==> flow/design.v <==
module cache(
    clk,
    proc_reset,
    proc_read,
    proc_write,
    proc_addr,
    proc_wdata,
    proc_stall,
    proc_rdata,
    mem_read,
    mem_write,
    mem_addr,
    mem_rdata,
    mem_wdata,
    mem_ready
);
    input          clk;
    input          proc_reset;
    input          proc_read, proc_write;
    input   [29:0] proc_addr;
    input   [31:0] proc_wdata;
    output 	reg        proc_stall;
    output  reg [31:0] proc_rdata;
    input  [127:0] mem_rdata;
    input          mem_ready;
    output   reg    mem_read, mem_write;
    output reg [27:0] mem_addr;
    output reg [127:0] mem_wdata;
    wire [1:0]read_and_write;
	assign read_and_write = {proc_read , proc_write};
	reg [127:0]block_0, block_1, block_2, block_3, block_4, block_5, block_6, block_7,block;
	reg [127:0]block_next_0, block_next_1, block_next_2, block_next_3, block_next_4, block_next_5, block_next_6, block_next_7, block_next;
	reg [7:0]dirty;
	reg [7:0]dirty_next;
	reg [7:0]valid;
	reg [7:0]valid_next;
	reg [24:0]tag_0, tag_1, tag_2, tag_3, tag_4, tag_5, tag_6, tag_7;
	reg [24:0]tag_next_0, tag_next_1, tag_next_2, tag_next_3, tag_next_4, tag_next_5, tag_next_6, tag_next_7;
	reg [31:0] block_to_read;
	reg [127:0]block_to_write;
	reg [24:0]tag;
	reg [1:0]block_offset;
	reg dirty_now;
	reg valid_now;
	reg [31:0] proc_wdata_place;
	reg [1:0] state, next_state;						 
	reg hit, stall;
	always@(*)							 
	begin
		case (proc_addr[4:2])
			3'b000:
				begin
					tag = tag_0;
					dirty_now = dirty[0];
					valid_now = valid[0];
					block = block_0;
				end
			3'b001:
				begin
					tag = tag_1;
					dirty_now = dirty[1];
					valid_now = valid[1];
					block = block_1;
				end
			3'b010:
				begin
					tag = tag_2;
					dirty_now = dirty[2];
					valid_now = valid[2];
					block = block_2;
				end
			3'b011:
				begin
					tag = tag_3;
					dirty_now = dirty[3];
					valid_now = valid[3];
					block = block_3;
				end
			3'b100:
				begin
					tag = tag_4;
					dirty_now = dirty[4];
					valid_now = valid[4];
					block = block_4;
				end
			3'b101:
				begin
					tag = tag_5;
					dirty_now = dirty[5];
					valid_now = valid[5];
					block = block_5;
				end
			3'b110:
				begin
					tag = tag_6;
					dirty_now = dirty[6];
					valid_now = valid[6];
					block = block_6;
				end
			3'b111:
				begin
					tag = tag_7;
					dirty_now = dirty[7];
					valid_now = valid[7];
					block = block_7;
				end
		endcase
	end
	always@(*)					 
	begin
		if (proc_read)
		begin
		case(proc_addr[1:0])
			2'b00:
				begin
					block_to_read = block[31:0];
				end
			2'b01:
				begin
					block_to_read = block[63:32];
				end
			2'b10:
				begin
					block_to_read = block[95:64];
				end
			2'b11:
				begin
					block_to_read = block[127:96];
				end
			endcase
		end
		else
		begin
			block_to_read = 32'b0;
		end
	end
	always@(*)					 
	begin
		if (proc_write)
		begin
			case (proc_addr[1:0])
			2'b00:
				begin
					block_to_write = {block[127:32], proc_wdata};
				end
			2'b01:
				begin
					block_to_write = {block[127:64], proc_wdata, block[31:0]};
				end
			2'b10:
				begin
					block_to_write = {block[127:96], proc_wdata, block[63:0]};
				end
			2'b11:
				begin
					block_to_write = {proc_wdata , block[95:0]};
				end
			endcase
		end
		else
		begin
			block_to_write = 128'd0;
		end
	end
	always@(*)					 
	begin
		if (valid_now && ~state[1] && ~state[0] && (proc_addr[29:5] == tag ))
			begin
				hit = 1'b1;
				stall = 1'b0;
			end
		else
			begin
				hit = 1'b0;
				stall = 1'b1;
			end
	end
	always@(*)					 
	begin
		case (state)
			2'b00:				 
				begin
					tag_next_0 = tag_0;
					tag_next_1 = tag_1;
					tag_next_2 = tag_2;
					tag_next_3 = tag_3;
					tag_next_4 = tag_4;
					tag_next_5 = tag_5;
					tag_next_6 = tag_6;
					tag_next_7 = tag_7;
					if (proc_write && hit)
						begin
							case(proc_addr[4:2])
								3'b000:
									begin
										valid_next = valid;
										dirty_next = dirty;
										valid_next[0] = 1'b1;
										dirty_next[0] = 1'b1;
										block_next_0 = block_to_write;
										block_next_1 = block_1;
										block_next_2 = block_2;
										block_next_3 = block_3;
										block_next_4 = block_4;
										block_next_5 = block_5;
										block_next_6 = block_6;
										block_next_7 = block_7;
									end
								3'b001:
									begin
										valid_next = valid;
										dirty_next = dirty;
										valid_next[1] = 1'b1;
										dirty_next[1] = 1'b1;
										block_next_0 = block_0;
										block_next_1 = block_to_write;
										block_next_2 = block_2;
										block_next_3 = block_3;
										block_next_4 = block_4;
										block_next_5 = block_5;
										block_next_6 = block_6;
										block_next_7 = block_7;
									end
								3'b010:
									begin
										valid_next = valid;
										dirty_next = dirty;
										valid_next[2] = 1'b1;
										dirty_next[2] = 1'b1;
										block_next_0 = block_0;
										block_next_1 = block_1;
										block_next_2 = block_to_write;
										block_next_3 = block_3;
										block_next_4 = block_4;
										block_next_5 = block_5;
										block_next_6 = block_6;
										block_next_7 = block_7;
									end
								3'b011:
									begin
										valid_next = valid;
										dirty_next = dirty;
										valid_next[3] = 1'b1;
										dirty_next[3] = 1'b1;
										block_next_0 = block_0;
										block_next_1 = block_1;
										block_next_2 = block_2;
										block_next_3 = block_to_write;
										block_next_4 = block_4;
										block_next_5 = block_5;
										block_next_6 = block_6;
										block_next_7 = block_7;
									end
								3'b100:
									begin
										valid_next = valid;
										dirty_next = dirty;
										valid_next[4] = 1'b1;
										dirty_next[4] = 1'b1;
										block_next_0 = block_0;
										block_next_1 = block_1;
										block_next_2 = block_2;
										block_next_3 = block_3;
										block_next_4 = block_to_write;
										block_next_5 = block_5;
										block_next_6 = block_6;
										block_next_7 = block_7;
									end
								3'b101:
									begin
										valid_next = valid;
										dirty_next = dirty;
										valid_next[5] = 1'b1;
										dirty_next[5] = 1'b1;
										block_next_0 = block_0;
										block_next_1 = block_1;
										block_next_2 = block_2;
										block_next_3 = block_3;
										block_next_4 = block_4;
										block_next_5 = block_to_write;
										block_next_6 = block_6;
										block_next_7 = block_7;
									end
								3'b110:
									begin
										valid_next = valid;
										dirty_next = dirty;
										valid_next[6] = 1'b1;
										dirty_next[6] = 1'b1;
										block_next_0 = block_0;
										block_next_1 = block_1;
										block_next_2 = block_2;
										block_next_3 = block_3;
										block_next_4 = block_4;
										block_next_5 = block_5;
										block_next_6 = block_to_write;
										block_next_7 = block_7;
									end
								3'b111:
									begin
										valid_next = valid;
										dirty_next = dirty;
										valid_next[7] = 1'b1;
										dirty_next[7] = 1'b1;
										block_next_0 = block_0;
										block_next_1 = block_1;
										block_next_2 = block_2;
										block_next_3 = block_3;
										block_next_4 = block_4;
										block_next_5 = block_5;
										block_next_6 = block_6;
										block_next_7 = block_to_write;
									end
								endcase
						end
					else
						begin
							valid_next = valid;
							dirty_next = dirty;
							block_next_0 = block_0;
							block_next_1 = block_1;
							block_next_2 = block_2;
							block_next_3 = block_3;
							block_next_4 = block_4;
							block_next_5 = block_5;
							block_next_6 = block_6;
							block_next_7 = block_7;
						end
				end
			2'b01:					 
				begin
					valid_next = valid;
					dirty_next = dirty;				
					tag_next_0 = tag_0;
					tag_next_1 = tag_1;
					tag_next_2 = tag_2;
					tag_next_3 = tag_3;
					tag_next_4 = tag_4;
					tag_next_5 = tag_5;
					tag_next_6 = tag_6;
					tag_next_7 = tag_7;
					block_next_0 = block_0;
					block_next_1 = block_1;
					block_next_2 = block_2;
					block_next_3 = block_3;
					block_next_4 = block_4;
					block_next_5 = block_5;
					block_next_6 = block_6;
					block_next_7 = block_7;
				end
			2'b10:			 
				begin
					case (proc_addr[4:2])
						3'b000:
							begin
							valid_next = valid;
							dirty_next = dirty;
							valid_next[0] = 1'b1;
							dirty_next[0] = 1'b0;
							tag_next_0 = proc_addr[29:5];
							tag_next_1 = tag_1;
							tag_next_2 = tag_2;
							tag_next_3 = tag_3;
							tag_next_4 = tag_4;
							tag_next_5 = tag_5;
							tag_next_6 = tag_6;
							tag_next_7 = tag_7;
							block_next_0 = mem_rdata;
							block_next_1 = block_1;
							block_next_2 = block_2;
							block_next_3 = block_3;
							block_next_4 = block_4;
							block_next_5 = block_5;
							block_next_6 = block_6;
							block_next_7 = block_7;
							end
						3'b001:
							begin
							valid_next = valid;
							dirty_next = dirty;
							valid_next[1] = 1'b1;
							dirty_next[1] = 1'b0;
							tag_next_0 = tag_0;
							tag_next_1 = proc_addr[29:5];
							tag_next_2 = tag_2;
							tag_next_3 = tag_3;
							tag_next_4 = tag_4;
							tag_next_5 = tag_5;
							tag_next_6 = tag_6;
							tag_next_7 = tag_7;
							block_next_0 = block_0;
							block_next_1 = mem_rdata;
							block_next_2 = block_2;
							block_next_3 = block_3;
							block_next_4 = block_4;
							block_next_5 = block_5;
							block_next_6 = block_6;
							block_next_7 = block_7;	
							end
						3'b010:
							begin
							valid_next = valid;
							dirty_next = dirty;
							valid_next[2] = 1'b1;
							dirty_next[2] = 1'b0;
							tag_next_0 = tag_0;
							tag_next_1 = tag_1;
							tag_next_2 = proc_addr[29:5];
							tag_next_3 = tag_3;
							tag_next_4 = tag_4;
							tag_next_5 = tag_5;
							tag_next_6 = tag_6;
							tag_next_7 = tag_7;
							block_next_0 = block_0;
							block_next_1 = block_1;
							block_next_2 = mem_rdata;
							block_next_3 = block_3;
							block_next_4 = block_4;
							block_next_5 = block_5;
							block_next_6 = block_6;
							block_next_7 = block_7;	
							end
						3'b011:
							begin
							valid_next = valid;
							dirty_next = dirty;
							valid_next[3] = 1'b1;
							dirty_next[3] = 1'b0;
							tag_next_0 = tag_0;
							tag_next_1 = tag_1;
							tag_next_2 = tag_2;
							tag_next_3 = proc_addr[29:5];
							tag_next_4 = tag_4;
							tag_next_5 = tag_5;
							tag_next_6 = tag_6;
							tag_next_7 = tag_7;
							block_next_0 = block_0;
							block_next_1 = block_1;
							block_next_2 = block_2;
							block_next_3 = mem_rdata;
							block_next_4 = block_4;
							block_next_5 = block_5;
							block_next_6 = block_6;
							block_next_7 = block_7;	
							end
						3'b100:
							begin
							valid_next = valid;
							dirty_next = dirty;
							valid_next[4] = 1'b1;
							dirty_next[4] = 1'b0;
							tag_next_0 = tag_0;
							tag_next_1 = tag_1;
							tag_next_2 = tag_2;
							tag_next_3 = tag_3;
							tag_next_4 = proc_addr[29:5];
							tag_next_5 = tag_5;
							tag_next_6 = tag_6;
							tag_next_7 = tag_7;
							block_next_0 = block_0;
							block_next_1 = block_1;
							block_next_2 = block_2;
							block_next_3 = block_3;
							block_next_4 = mem_rdata;
							block_next_5 = block_5;
							block_next_6 = block_6;
							block_next_7 = block_7;	
							end
						3'b101:
							begin
							valid_next = valid;
							dirty_next = dirty;
							valid_next[5] = 1'b1;
							dirty_next[5] = 1'b0;
							tag_next_0 = tag_0;
							tag_next_1 = tag_1;
							tag_next_2 = tag_2;
							tag_next_3 = tag_3;
							tag_next_4 = tag_4;
							tag_next_5 = proc_addr[29:5];
							tag_next_6 = tag_6;
							tag_next_7 = tag_7;
							block_next_0 = block_0;
							block_next_1 = block_1;
							block_next_2 = block_2;
							block_next_3 = block_3;
							block_next_4 = block_4;
							block_next_5 = mem_rdata;
							block_next_6 = block_6;
							block_next_7 = block_7;	
							end
						3'b110:
							begin
							valid_next = valid;
							dirty_next = dirty;
							valid_next[6] = 1'b1;
							dirty_next[6] = 1'b0;
							tag_next_0 = tag_0;
							tag_next_1 = tag_1;
							tag_next_2 = tag_2;
							tag_next_3 = tag_3;
							tag_next_4 = tag_4;
							tag_next_5 = tag_5;
							tag_next_6 = proc_addr[29:5];
							tag_next_7 = tag_7;
							block_next_0 = block_0;
							block_next_1 = block_1;
							block_next_2 = block_2;
							block_next_3 = block_3;
							block_next_4 = block_4;
							block_next_5 = block_5;
							block_next_6 = mem_rdata;
							block_next_7 = block_7;	
							end
						3'b111:
							begin
							valid_next = valid;
							dirty_next = dirty;
							valid_next[7] = 1'b1;
							dirty_next[7] = 1'b0;
							tag_next_0 = tag_0;
							tag_next_1 = tag_1;
							tag_next_2 = tag_2;
							tag_next_3 = tag_3;
							tag_next_4 = tag_4;
							tag_next_5 = tag_5;
							tag_next_6 = tag_6;
							tag_next_7 = proc_addr[29:5];
							block_next_0 = block_0;
							block_next_1 = block_1;
							block_next_2 = block_2;
							block_next_3 = block_3;
							block_next_4 = block_4;
							block_next_5 = block_5;
							block_next_6 = block_6;
							block_next_7 = mem_rdata;					
							end
					endcase
				end
			2'b11:					 
				begin
					valid_next = valid;
					dirty_next = dirty;				
					tag_next_0 = tag_0;
					tag_next_1 = tag_1;
					tag_next_2 = tag_2;
					tag_next_3 = tag_3;
					tag_next_4 = tag_4;
					tag_next_5 = tag_5;
					tag_next_6 = tag_6;
					tag_next_7 = tag_7;
					block_next_0 = block_0;
					block_next_1 = block_1;
					block_next_2 = block_2;
					block_next_3 = block_3;
					block_next_4 = block_4;
					block_next_5 = block_5;
					block_next_6 = block_6;
					block_next_7 = block_7;
				end
			endcase	
	end
	always@(*)					 
	begin
		case(state)
			2'b00:				 
				begin
					proc_stall = stall;
					mem_read = 1'b0;
					mem_write= 1'b0;
					mem_addr = 28'b0;
					mem_wdata= 128'b0;
					if (proc_read && hit)
						begin
							proc_rdata = block_to_read;
						end
					else
						begin
							proc_rdata = 32'b0;
						end
				end
			2'b01:				 
				begin
					proc_stall = 1'b1;
					proc_rdata = 32'b0;
					mem_read = 1'b0;
					mem_write= 1'b1;
					mem_addr = {tag , proc_addr[4:2]};
					mem_wdata= block;
				end
			2'b10:				 
				begin
					proc_stall = 1'b1;
					proc_rdata = 32'b0;
					mem_read = 1'b1;
					mem_write= 1'b0;
					mem_addr = proc_addr[29:2];					
					mem_wdata=128'b0;
				end
			2'b11:
				begin
					proc_stall = 1'b1;
					proc_rdata = 32'b0;
					mem_read = 1'b1;
					mem_write= 1'b0;
					mem_addr = proc_addr[29:2];					
					mem_wdata=128'b0;
				end
		endcase
	end
	always@(*)						 
	begin
		case(state)
			2'b00:					 
				begin
					if (hit)
						begin
							next_state = 2'b00;
						end
					else if (dirty_now)
						begin
							next_state = 2'b01;
						end
					else
						begin
							next_state = 2'b10;
						end
				end
			2'b01:					 
				begin
					if (mem_ready)
						begin
						next_state = 2'b10;
						end
					else
						begin
						next_state = 2'b01;
						end
				end
			2'b10:					 
				begin
					if (mem_ready)
						begin
							next_state = 2'b00;
						end
					else
						begin
							next_state = 2'b10;
						end
				end
			2'b11:
				begin
					next_state = 2'b11;
				end
			endcase
	end
always@( posedge clk or posedge proc_reset ) begin
    if( proc_reset ) begin
			state <= 2'b00;
			block_0 <= 128'b0;
			block_1 <= 128'b0;
			block_2 <= 128'b0;
			block_3 <= 128'b0;
			block_4 <= 128'b0;
			block_5 <= 128'b0;
			block_6 <= 128'b0;
			block_7 <= 128'b0;
			valid <= 8'd0;
			dirty <= 8'd0;
			tag_0 <= 25'd0;
			tag_1 <= 25'd0;
			tag_2 <= 25'd0;
			tag_3 <= 25'd0;
			tag_4 <= 25'd0;
			tag_5 <= 25'd0;
			tag_6 <= 25'd0;
			tag_7 <= 25'd0;
    end
    else begin
		valid <= valid_next;
		dirty <= dirty_next;
		tag_0 <= tag_next_0;
		tag_1 <= tag_next_1;
		tag_2 <= tag_next_2;
		tag_3 <= tag_next_3;
		tag_4 <= tag_next_4;
		tag_5 <= tag_next_5;
		tag_6 <= tag_next_6;
		tag_7 <= tag_next_7;
		state <= next_state;
		block_0 <= block_next_0;
		block_1 <= block_next_1;
		block_2 <= block_next_2;
		block_3 <= block_next_3;
		block_4 <= block_next_4;
		block_5 <= block_next_5;
		block_6 <= block_next_6;
		block_7 <= block_next_7;
    end
end
endmodule
Ticket comment

From RTL to reports: cache
Each step is given for the RTL above and for the edited RTL.
Lines under "before" count in the file above, lines under "after" in the edited file.
"difference" is "after" less "before", of the values as shown; "rel. change" is that difference over "before", in percent.
Operators carry their Yosys type and port widths (W data, S select, Z words).
Cell names lack the library's common part.
The mark - stands for no value.

set-up
  design top = cache
  clock input = clk
  standard-cell library = sky130hd
  library corner = tt_025C_1v80

The edit
The edit as a unified diff against the file above.
This change comes from a script, not from a designer. The edited design behaves differently; no optimisation was intended.

begin of diff
@@ -165,5 +165,5 @@
 	always@(*)					 
 	begin
-		if (valid_now && ~state[1] && ~state[0] && (proc_addr[29:5] == tag ))
+		if (valid_now && ~state[1] && ~state[0] && (proc_addr[29:5] != tag ))
 			begin
 				hit = 1'b1;
end of diff

Word-level counts
Source: Yosys, flattened and elaborated, memories not mapped. Widths are those after wreduce. Registers that Yosys merges into a memory's read port (data or address) are not register bits. Print and check cells do not count. Equal cells are merged and count once.

cells by class
  element               before  after  difference  rel. change (%)
  eq/ne operators       31      31     0           0.00
  mux-type cells        98      98     0           0.00
  bitwise operators     4       4      0           0.00
  reduce/logical cells  39      39     0           0.00

operators with widths
  operator        before  after  difference  rel. change (%)
  $eq A25 B25 Y1  1       0      -1          -100.00
  $ne A25 B25 Y1  0       1      +1          -

Unchanged operator kinds not shown: 32.

bit counts
  element                before  after  difference  rel. change (%)
  bits in registers      1242    1242   0           0.00
  input bits             195     195    0           0.00
  output and inout bits  191     191    0           0.00
  elaborated cells       198     198    0           0.00

Logic depth
Yosys ltp: most cells in a row. Word level: on the elaborated netlist, between registers, memories and ports. Mapped: between sequential cells and ports; inverters and the memories' decode and read muxes count.

depth
  element                        before  after  difference  rel. change (%)
  word-level depth               9       9      0           0.00
  ABC_AREA                       0       0      -           -
  depth in mapped cells          15      17     +2          +13.33
  gate-level depth less buffers  9       9      0           0.00

Netlist
Yosys stat after the flow's synthesis: flattened, memories mapped to cells. It holds for the ABC_AREA given above (unset counts as 0); a run with the other value may have another netlist.

synthesis totals
  element                          before   after    difference  rel. change (%)
  cells in the netlist             5074     5233     +159        +3.13
  synthesis area (um^2)            60780.8  61714.2  +933.4      +1.54
  area of sequential cells (um^2)  31079.8  31079.8  0.0         0.00
  flip-flop cells                  1242     1242     0           0.00
  buffers                          431      435      +4          +0.93

cells by type
  type      before  after  difference  rel. change (%)
  mux2_2    943     239    -704        -74.66
  mux2_1    316     843    +527        +166.77
  nand2_1   256     414    +158        +61.72
  mux2_4    0       119    +119        -
  buf_6     30      110    +80         +266.67
  inv_1     26      105    +79         +303.85
  nor2b_1   64      14     -50         -78.12
  buf_4     76      28     -48         -63.16
  o22ai_1   130     85     -45         -34.62
  a22o_1    40      81     +41         +102.50
  nor2_1    355     331    -24         -6.76
  o21ai_0   343     367    +24         +7.00
  o221a_2   24      0      -24         -100.00
  a22oi_1   15      39     +24         +160.00
  a221o_1   2       25     +23         +1150.00
  a21boi_0  27      5      -22         -81.48
  buf_2     70      49     -21         -30.00
  a211oi_1  29      50     +21         +72.41

Unchanged cell types not shown: 5.
Not every row of either side is listed.

Path before layout
Source: OpenSTA report_checks on the synthesized netlist (no wires, ideal clock, input and output delay 20% of the period each), path of least setup slack; recovery checks are left aside. Register names are those of the netlist, which keeps one name where synthesis merged equal registers.

timing path post-synthesis
  element                        before              after               difference  rel. change (%)
  kind                           input -> output     input -> output     -           -
  start                          in proc_addr[4]     in proc_addr[3]     -           -
  end                            out proc_rdata[11]  out proc_rdata[29]  -           -
  clock period (ps)              10000               10000               0           0.00
  input delay (ps)               2000                2000                0           0.00
  output delay (ps)              2000                2000                0           0.00
  time at the first pin (ps)     2000                2000                0           0.00
  data arrival time (ps)         4541                4700                +159        +3.50
  required time (ps)             8000                8000                0           0.00
  slack (ps)                     3459                3300                -159        -
  delay of the path (ps)         2541                2700                +159        +6.26
  driving pins on the path       12                  14                  +2          +16.67
  path buffers                   4                   6                   +2          +50.00
  synthesis period reached (ps)  6541                6700                +159        +2.43

"delay of the path" is the arrival time less input delay plus setup time.
At an output port there is no setup time.
"driving pins on the path" counts driving pins, that of a launching flip-flop among them; a cell with two outputs on the path counts twice.
"synthesis period reached" is the clock period less the worst setup slack; recovery checks do not enter. This is arithmetic on one report: input and output delays are still those of the set period (20% each).
Between the ends stands the longest chain of elaborated cells between them, by number of cells; it is not shown to be the way that was timed. Of several equally long chains one is given.
Each line given opens the expression or statement behind the cell; cells for indexed reads and writes are added by Yosys, which also makes memories of some case tables.

on the way, post-synthesis, before
  cells stage by stage = buf_4 or3_1 buf_2 buf_2 o22ai_1 xor2_1 nand4_1 nor4_2 and4_1 nand3_1 clkbuf_1 a211oi_1
  length of the longest elaborated chain = 9
  elaborated cells on any way between the ends = 21
  classes of those cells = 8 x eq/ne; 8 x mux; 5 x reduce/logical

ends and longest elaborated chain, post-synthesis, before
  element                 line  source
  start: declaration      20    input   [29:0] proc_addr;
  $eq A3 B3 Y1            50    case (proc_addr[4:2])
  $pmux W1 S8             50
  $logic_and A1 B1 Y1 x3  167   if (valid_now && ~state[1] && ~state[0] && (proc_addr[29:5] == tag ))
  $mux W1                 167
  $logic_and A1 B1 Y1     573   if (proc_read && hit)
  $mux W32                573
  $pmux W32 S2            565   case(state)
  end: declaration        23    output  reg [31:0] proc_rdata;

on the way, post-synthesis, after
  cells stage by stage = buf_4 buf_4 buf_2 mux2_2 a221oi_1 o22ai_1 mux2i_1 o2111a_1 and4bb_1 buf_4 buf_2 nand3b_1 buf_2 a211oi_1
  length of the longest elaborated chain = 9
  elaborated cells on any way between the ends = 21
  classes of those cells = 8 x eq/ne; 8 x mux; 5 x reduce/logical

ends and longest elaborated chain, post-synthesis, after
  element                 line  source
  start: declaration      20    input   [29:0] proc_addr;
  $eq A3 B3 Y1            50    case (proc_addr[4:2])
  $pmux W1 S8             50
  $logic_and A1 B1 Y1 x3  167   if (valid_now && ~state[1] && ~state[0] && (proc_addr[29:5] != tag ))
  $mux W1                 167
  $logic_and A1 B1 Y1     573   if (proc_read && hit)
  $mux W32                573
  $pmux W32 S2            565   case(state)
  end: declaration        23    output  reg [31:0] proc_rdata;

Path in the finished layout
Path of least setup slack in the final report of each run of pair A (OpenROAD, finished layout, wires in). Where an end is a register, its clock arrival counts in the times.
The report prints the path's times to 10 ps; the period is as set.

timing path after layout
  element                     before              after              difference  rel. change (%)
  kind                        input -> output     input -> output    -           -
  start                       in proc_addr[3]     in proc_addr[3]    -           -
  end                         out proc_rdata[23]  out proc_rdata[8]  -           -
  clock period (ps)           10000               10000              0           0.00
  input delay (ps)            2000                2000               0           0.00
  output delay (ps)           2000                2000               0           0.00
  time at the first pin (ps)  2000                2000               0           0.00
  data arrival time (ps)      6590                6480               -110        -1.67
  required time (ps)          8000                8000               0           0.00
  slack (ps)                  1410                1520               +110        -
  driving pins on the path    13                  14                 +1          +7.69
  path buffers                4                   5                  +1          +25.00

Between the ends stands the longest chain of elaborated cells between them, by number of cells; it is not shown to be the way that was timed. Of several equally long chains one is given.

on the way, after layout, before
  cells stage by stage = buf_8 and2_1 a221oi_1 o22a_1 xnor2_1 nor4_1 and3_1 and4_1 nand3_2 buf_4 a211oi_1 buf_4 clkdlybuf4s50_1
  length of the longest elaborated chain = 9
  elaborated cells on any way between the ends = 21
  classes of those cells = 8 x eq/ne; 8 x mux; 5 x reduce/logical

ends and longest elaborated chain, after layout, before
  element                 line  source
  start: declaration      20    input   [29:0] proc_addr;
  $eq A3 B3 Y1            50    case (proc_addr[4:2])
  $pmux W1 S8             50
  $logic_and A1 B1 Y1 x3  167   if (valid_now && ~state[1] && ~state[0] && (proc_addr[29:5] == tag ))
  $mux W1                 167
  $logic_and A1 B1 Y1     573   if (proc_read && hit)
  $mux W32                573
  $pmux W32 S2            565   case(state)
  end: declaration        23    output  reg [31:0] proc_rdata;

on the way, after layout, after
  cells stage by stage = buf_8 buf_4 or3_4 nor2_1 a41oi_1 xnor2_1 o221ai_1 or4b_1 and4bb_1 nand3b_1 buf_4 a211oi_1 buf_4 clkdlybuf4s50_1
  length of the longest elaborated chain = 9
  elaborated cells on any way between the ends = 21
  classes of those cells = 8 x eq/ne; 8 x mux; 5 x reduce/logical

ends and longest elaborated chain, after layout, after
  element                 line  source
  start: declaration      20    input   [29:0] proc_addr;
  $eq A3 B3 Y1            50    case (proc_addr[4:2])
  $pmux W1 S8             50
  $logic_and A1 B1 Y1 x3  167   if (valid_now && ~state[1] && ~state[0] && (proc_addr[29:5] != tag ))
  $mux W1                 167
  $logic_and A1 B1 Y1     573   if (proc_read && hit)
  $mux W32                573
  $pmux W32 S2            565   case(state)
  end: declaration        23    output  reg [31:0] proc_rdata;

Layout results
Both versions went through the flow (Yosys, OpenROAD) with the same settings in each pair. Constraints: input delay and output delay 20% of the set period each, output load 0.01 pF.

settings, pair A
  CORE_UTILIZATION = 30
  PLACE_DENSITY = 0.5
  period_ns = 10.0
  CAP_MARGIN = 20
  CORE_MARGIN = 2
  SLEW_MARGIN = 20

results, pair A
  element                                  before    after     difference  rel. change (%)
  mapped cell area after synthesis (um^2)  60780.8   61714.2   +933.4      +1.54
  die size (um^2)                          206220.0  209357.0  +3137.0     +1.52
  utilization of the finished layout (%)   35.8      35.6      -0.2        -
  smallest setup slack (ps)                1405      1518      +113        -
  lowest hold slack (ps)                   470       460       -10         -
  total design power (µW)                  20576     20651     +75         +0.36

settings, pair B
  ABC_AREA = 0
  CORE_ASPECT_RATIO = 0.91
  CORE_UTILIZATION = 22
  CTS_CLUSTER_DIAMETER = 98
  CTS_CLUSTER_SIZE = 37
  GPL_TIMING_DRIVEN = 1
  MAX_ROUTING_LAYER = met4
  MIN_ROUTING_LAYER = met1
  PLACE_DENSITY = 0.8
  SETUP_SLACK_MARGIN = 1.24
  period_ns = 6.99
  CAP_MARGIN = 20
  CORE_MARGIN = 2
  SLEW_MARGIN = 20

results, pair B
  element                                  before    after     difference  rel. change (%)
  mapped cell area after synthesis (um^2)  60780.8   61714.2   +933.4      +1.54
  die size (um^2)                          280503.0  284777.0  +4274.0     +1.52
  utilization of the finished layout (%)   25.9      26.2      +0.3        -
  smallest setup slack (ps)                993       1049      +56         -
  lowest hold slack (ps)                   491       484       -7          -
  total design power (µW)                  25361     26088     +727        +2.87

"total design power" rests on the timing tool's default activity at the inputs, not on a simulated workload.
